==> flow/design.v <==
module alu (
  input [32-1:0] a, b, 
  input [6-1:0] s,
  output [32-1:0] y,
  output zero );
  assign y = s==6'b100000 ? a+b:
	  s==6'b100010 ? a-b:
	  s==6'b100100 ? a & b:
	  s==6'b100101 ? a | b:
	  s==6'b100110 ? a ^ b:
	  s==6'b100111 ? ~ (a | b):
	  b;
  assign zero = (y == 32'b0);
endmodule
module rfile (
 input clk,
 input [5-1:0] a1, a2, a3,
 output [32-1:0] rd1, rd2,
 input [32-1:0] wd3,
 input we3);
	reg [32-1:0] rf[0:32-1];
	assign rd1 = |a1 == 0 ? 0 : rf[a1];
	assign rd2 = |a2 == 0 ? 0 : rf[a2];
	always @(negedge clk) 
		if(we3) rf[a3] <= wd3;
endmodule
module mipse(
input clk, rst_n,
input [32-1:0] instr,
input [32-1:0] readdata,
output reg [32-1:0] pc,
output [32-1:0] aluout,
output [32-1:0] writedata,
output memwrite);
reg [32-1:0] pcplus4D ;
wire [32-1:0] pcplus4F ;
wire [32-1:0] pcbranchD ;
reg [32-1:0] instrD ;
wire stall;
wire btakenD;
assign pcplus4F = pc + 4;
always @(posedge clk or negedge rst_n)
begin 
   if(!rst_n) instrD <= 0;
   else if(!stall) instrD <= instr;
end
always @(posedge clk or negedge rst_n)
begin 
   if(!rst_n) pcplus4D <= 0;
   else if(!stall) pcplus4D <= pcplus4F;
end
always @(posedge clk or negedge rst_n)
begin 
   if(!rst_n) pc <= 0;
   else if(!stall & btakenD)
     pc <= pcbranchD;
   else if(!stall)
     pc <= pcplus4F;
end
wire [5-1:0] rsD, rdD, rtD, cadrW;
wire [6-1:0] opcodeD;
wire [5-1:0] shamtD;
wire [6-1:0] funcD;
wire sw_opD, addi_opD, lw_opD, alu_opD;
wire lui_opD, ori_opD, beq_opD, bne_opD, branchD;
wire grade_opD;
wire regwriteD, memtoregD;
wire [6-1:0] alucomD;
wire [16-1:0] immD;
reg [5-1:0] writeregW;
wire [32-1:0] rd1D, rd2D, rd1fD, rd2fD;
wire memwriteD;
wire slti_opD;
reg [5-1:0] rsE, rtE, rdE;
wire [32-1:0] signimmD;
reg [32-1:0] signimmE, rd1E, rd2E;
wire [32-1:0] resultW;
reg [6-1:0] alucomE;
reg regwriteE, memtoregE, alusrcE, regdstE;
reg memtoregM;
reg memwriteE;
reg regwriteW;
reg [5-1:0] writeregM;
reg regwriteM;
reg [32-1:0] aluoutM;
wire mult_opD;
reg mult_opE;
wire [32-1:0] multoutE;
reg grade_opE;
wire [2:0] gradeoutE;
reg slti_opE;
wire [5-1:0] writeregE;
wire lwstall, branchstall;
assign {opcodeD, rsD, rtD, rdD, shamtD, funcD} = instrD;
assign immD = instrD[16-1:0];
assign sw_opD = (opcodeD == 6'b101011);
assign lw_opD = (opcodeD == 6'b100011);
assign alu_opD = (opcodeD == 6'b000000) & (
		(funcD[5:3] == 3'b100)|(funcD == 6'b011000) );
assign mult_opD = (opcodeD == 6'b000000) & (funcD == 6'b011000);
assign addi_opD = (opcodeD == 6'b001000);
assign ori_opD = (opcodeD == 6'b001101);
assign lui_opD = (opcodeD == 6'b001111);
assign grade_opD = (opcodeD == 6'b101100);
assign slti_opD = (opcodeD == 6'b001010);
assign beq_opD = (opcodeD == 6'b000100);
assign bne_opD = (opcodeD == 6'b000101);
assign branchD = beq_opD | bne_opD;
assign memwriteD = sw_opD | grade_opD;
rfile rfile_1(.clk(clk), .rd1(rd1D), .a1(rsD), .rd2(rd2D), .a2(rtD),
    .wd3(resultW), .a3(writeregW), .we3(regwriteW));
assign alucomD = (addi_opD|lw_opD|sw_opD|grade_opD) ?
		6'b100000: ori_opD ? 6'b100101:
		(lui_opD) ? 6'b000001: (slti_opD) ? 6'b100010: funcD;
assign regwriteD = lw_opD | alu_opD | lui_opD | addi_opD | ori_opD | slti_opD ;
assign memtoregD = lw_opD ;
assign lwstall = ( (rsD == rtE) | (rtD == rtE) ) & memtoregE ;
assign branchstall = (branchD & regwriteE & (writeregE == rsD | writeregE == rtD)) |
				(branchD & memtoregM & (writeregM == rsD | writeregM == rtD)) ;
assign stall = lwstall | branchstall;
assign rd1fD = (rsD !=0) & (rsD == writeregM) & regwriteM  ? aluoutM: rd1D ;
assign rd2fD = (rtD !=0) & (rtD == writeregM) & regwriteM  ? aluoutM: rd2D ;
assign btakenD = beq_opD & (rd1fD == rd2fD) | bne_opD & (rd1fD != rd2fD);
assign signimmD = ori_opD ?  {16'b0,immD} :
				lui_opD ? {immD, 16'b0} :
				{{16{immD[15]}},immD} ;
assign pcbranchD = pcplus4D + {signimmD[29:0],2'b00};
always @(posedge clk) begin
  if(!stall) begin
	slti_opE <= slti_opD;
	grade_opE <= grade_opD;
	mult_opE <= mult_opD;
	rd1E <= rd1fD;
	rd2E <= rd2fD;
	signimmE <= signimmD;
	alucomE <= alucomD;
	alusrcE <= ~alu_opD;
	regdstE <= alu_opD;  end
end
always @(posedge clk or negedge rst_n) begin
	if(!rst_n) begin
		rsE <= 0;
		rtE <= 0;
		rdE <= 0;
		memtoregE <= 0;
		regwriteE <= 0;
		memwriteE <= 0; end
	else if(stall) begin
		rsE <= 0;
		rtE <= 0;
		rdE <= 0;
		memtoregE <= 0;
		regwriteE <= 0;
		memwriteE <= 0; end
	else begin
		rsE <= rsD;
		rtE <= rtD;
		rdE <= rdD;
		memtoregE <= memtoregD;
		regwriteE <= regwriteD;
		memwriteE <= memwriteD; end
end
wire [32-1:0] srcaE, writedataE, srcbE, aluoutE;
reg [32-1:0] writedataM;
reg memwriteM;
assign srcaE = regwriteM & rsE!=0 & writeregM == rsE  ? aluoutM :
				regwriteW & rsE!=0 & writeregW == rsE ? resultW : rd1E;
assign writedataE = regwriteM & rtE!=0 & writeregM == rtE ? aluoutM :
				regwriteW & rtE!=0 & writeregW == rtE ? resultW : rd2E;
assign srcbE = alusrcE ? signimmE : writedataE;
assign writeregE = regdstE ? rdE: rtE;
assign multoutE = srcaE * srcbE;
assign gradeoutE =
	(writedataE >= 85) ? 5:
	(writedataE < 85 && writedataE >= 60) ? 4:
	(writedataE < 60 && writedataE >= 40) ? 3:
	(writedataE < 40 && writedataE >= 10) ? 2:
	1;
alu alu_1(.a(srcaE), .b(srcbE), .s(alucomE), .y(aluoutE));
always @(posedge clk) begin
	if(slti_opE) aluoutM <= {31'b0,aluoutE[31]};
	else if(mult_opE) aluoutM <= multoutE;
	else aluoutM <= aluoutE;
		memtoregM <= memtoregE;
	if(grade_opE) writedataM <= {{(32-3){1'b0}}, gradeoutE};
	else writedataM <= writedataE;
		writeregM <= writeregE;
end
always @(posedge clk or negedge rst_n) begin
	if(!rst_n) begin
		regwriteM <= 0;
		memwriteM <= 0; end
	else begin
		regwriteM <= regwriteE;
		memwriteM <= memwriteE; end
end
reg [32-1:0] readdataW, aluoutW;
reg memtoregW;
assign aluout = aluoutM;
assign writedata = writedataM;
assign memwrite = memwriteM;
always @(posedge clk) begin
	readdataW <= readdata;
	aluoutW <= aluoutM;
	memtoregW <= memtoregM;
	writeregW <= writeregM;
end
always @(posedge clk or negedge rst_n) begin
	if(!rst_n) 
		regwriteW <= 0;
	else 
		regwriteW <= regwriteM;
end
assign resultW = memtoregW ? readdataW: aluoutW;
endmodule
# Step by step through the tools: mipse

The steps from the RTL of mipse to its reports follow in flow order.
Line numbers count from 1 in the design file above.
Operators: Yosys type, input widths -> output width; for muxes data width and select width s.
A cell with -- has no value.

Top: mipse
Clock port: clk
Cell library: sky130hd
Corner: tt_025C_1v80

# Word-level counts

Counts by Yosys on the flattened word-level netlist (proc, flatten, opt, wreduce; memories kept). Register bits leave out memories and registers merged into their read ports (data or address). Print and check cells are left out.
Memory sizes are those after Yosys's memory passes, which may raise the word count (mostly to a power of two), join words into wider ones and drop unused or constant bits.

RAM bits: 1024
Register bits: 364
Output and inout bits: 97
Input port bits: 66
Word-level cells: 180
Memories: 1

Equal/unequal tests: 32
Add/subtract/negate cells: 4
Bitwise gates (word level): 44
$mul: 1
$lt $le $gt $ge: 7
Reduce/logical cells: 16
Muxes and demuxes: 40

Memory list:

| memory     | words | width | read ports | wr ports | RTL line | RTL |
| rfile_1.rf | 32    | 32    | 2          | 1        | 21       | `reg [32-1:0] rf[0:32-1];` |

Operators with widths:

| kind                  | number |
| $mul 32x32->32        | 1 |
| $mux 32               | 20 |
| $add 32x32->32        | 2 |
| $ge 32x6->1 const B   | 2 |
| $lt 32x6->1 const B   | 2 |
| $logic_not 32->1      | 2 |
| $eq 5x5->1            | 12 |
| $eq 6x6->1 const B    | 9 |
| $add 32x3->32 const B | 1 |
| $sub 32x32->32        | 1 |
| $eq 32x32->1          | 1 |
| $ne 32x32->1          | 1 |
| $and 32x32->32        | 1 |
| $or 32x32->32         | 1 |
| $xor 32x32->32        | 1 |
| $ge 32x4->1 const B   | 1 |
| $ge 32x7->1 const B   | 1 |
| $lt 32x7->1 const B   | 1 |
| $not 32->32           | 1 |
| $mux 31               | 1 |
| $mux 30               | 1 |
| $mux 5                | 5 |
| $eq 6x4->1 const B    | 4 |
| $and 1x1->1           | 22 |
| $reduce_bool 5->1     | 4 |
| $or 1x1->1            | 17 |
| $eq 6x3->1 const B    | 2 |
| $mux 6                | 2 |

Not listed: further kinds 14, cells in them 25.

# Logic depth

Yosys ltp: most cells in a row. Word level: on the elaborated netlist, between registers, memories and ports. Mapped: between sequential cells and ports; inverters and the memories' decode and read muxes count.

Word-level depth: 16
ABC_AREA: 0
Gate-level depth with buffers: 42
Depth with buffers taken out: 37

# Netlist

Source: synth_stat.txt of the flow (Yosys; design flattened, memories mapped). It holds for the ABC_AREA given above (unset counts as 0); a run with the other value may have another netlist.
Totals and module areas in this step are rounded.

Cell types:

| cell type                 | number | area in all (µm²) |
| sky130_fd_sc_hd__edfxtp_1 | 1131   | 3.4E+04 |
| sky130_fd_sc_hd__mux4_2   | 640    | 1.44E+04 |
| sky130_fd_sc_hd__fa_1     | 411    | 8.23E+03 |
| sky130_fd_sc_hd__ha_1     | 248    | 3.1E+03 |
| sky130_fd_sc_hd__dfrtp_1  | 117    | 2.93E+03 |
| sky130_fd_sc_hd__dfxtp_1  | 140    | 2.8E+03 |
| sky130_fd_sc_hd__inv_1    | 571    | 2.14E+03 |
| sky130_fd_sc_hd__nor2_1   | 534    | 2E+03 |
| sky130_fd_sc_hd__nand2_1  | 461    | 1730.41 |
| sky130_fd_sc_hd__o21ai_0  | 270    | 1.35E+03 |
| sky130_fd_sc_hd__xnor2_1  | 141    | 1.23E+03 |
| sky130_fd_sc_hd__a21oi_1  | 215    | 1.08E+03 |
| sky130_fd_sc_hd__mux2_2   | 87     | 979.69 |
| sky130_fd_sc_hd__clkbuf_1 | 243    | 912.125 |
| sky130_fd_sc_hd__xor2_1   | 97     | 849.565 |
| sky130_fd_sc_hd__a22o_1   | 67     | 586.813 |
| sky130_fd_sc_hd__mux2i_1  | 55     | 550.528 |
| sky130_fd_sc_hd__a211oi_1 | 55     | 412.896 |

Not listed: further types 75, cells in them 807.

Cell count: 6290
Flip-flop cells: 1388
Area of sequential cells: 39700 µm²
Synthesis area: 84600 µm²
Buffers: 391

The figures by module come from a second, unflattened synthesis with its own total; it is not the netlist above.

Cells (unflattened synthesis): 6924
Area (unflattened synthesis): 87400 µm²

Each row is one instance without its submodules.

Modules:

| module | cells | seq. area (µm²) | instances | area (µm²) |
| rfile  | 2291  | 30700           | 1         | 47100 |
| mipse  | 3725  | 8940            | 1         | 34100 |
| alu    | 908   | 0.0             | 1         | 6150 |

Appendix: measured runs

Measured results for mipse: 4 stored runs of the Yosys and OpenROAD flow on sky130hd. The settings differ; the order carries no meaning. The constraints put input and output delay at 20% of the set period each and load the outputs with 0.01 pF.
"clock period achieved" is the run's clock period less its worst setup slack. It is reckoned from that one timing run; input and output delays stay at 20% of the period that was set.
The measured numbers are rounded.
A setting shown as -- is not set for that run.
Results: -- = not shown.

| item                                   | job 1  | job 2  | job 3  | job 4 |
| CORE_UTILIZATION                       | 27     | 40     | 35     | 32    |
| CTS_CLUSTER_DIAMETER                   | 367    | --     | --     | 246   |
| CTS_CLUSTER_SIZE                       | 70     | --     | 24     | --    |
| MIN_ROUTING_LAYER                      | met1   | --     | --     | met2  |
| PLACE_DENSITY_LB_ADDON                 | 0.09   | --     | 0.09   | --    |
| SETUP_SLACK_MARGIN                     | 0.97   | --     | -0.16  | 0.42  |
| SLEW_MARGIN                            | 25     | 20     | 5      | 0     |
| period_ns                              | 10.1   | 5.66   | 11.3   | 9.42  |
| CAP_MARGIN                             | 20     | 20     | 35     | 20    |
| CORE_MARGIN                            | 2      | 2      | 2      | 2     |
| CELL_PAD_IN_SITES_DETAIL_PLACEMENT     | --     | --     | 1      | 2     |
| GPL_ROUTABILITY_DRIVEN                 | --     | --     | 0      | 0     |
| GPL_TIMING_DRIVEN                      | --     | --     | 0      | --    |
| TNS_END_PERCENT                        | --     | --     | 85     | 30    |
| ABC_AREA                               | --     | --     | --     | 0     |
| PLACE_DENSITY                          | --     | --     | --     | 0.87  |
| mapped cell area after synthesis (µm²) | 84600  | 84600  | 84600  | --    |
| full die area (µm²)                    | 318000 | 215000 | 246000 | --    |
| standard-cell area after layout (µm²)  | 101000 | 110000 | 104000 | --    |
| setup slack of the worst path (ns)     | 0.805  | -3.35  | 0.126  | --    |
| total negative slack (ns)              | 0.000  | -102   | 0.000  | --    |
| clock period achieved (ns)             | 9.295  | 9.013  | 11.174 | --    |

Job 4: not finished: routing ended with error GRT-0116
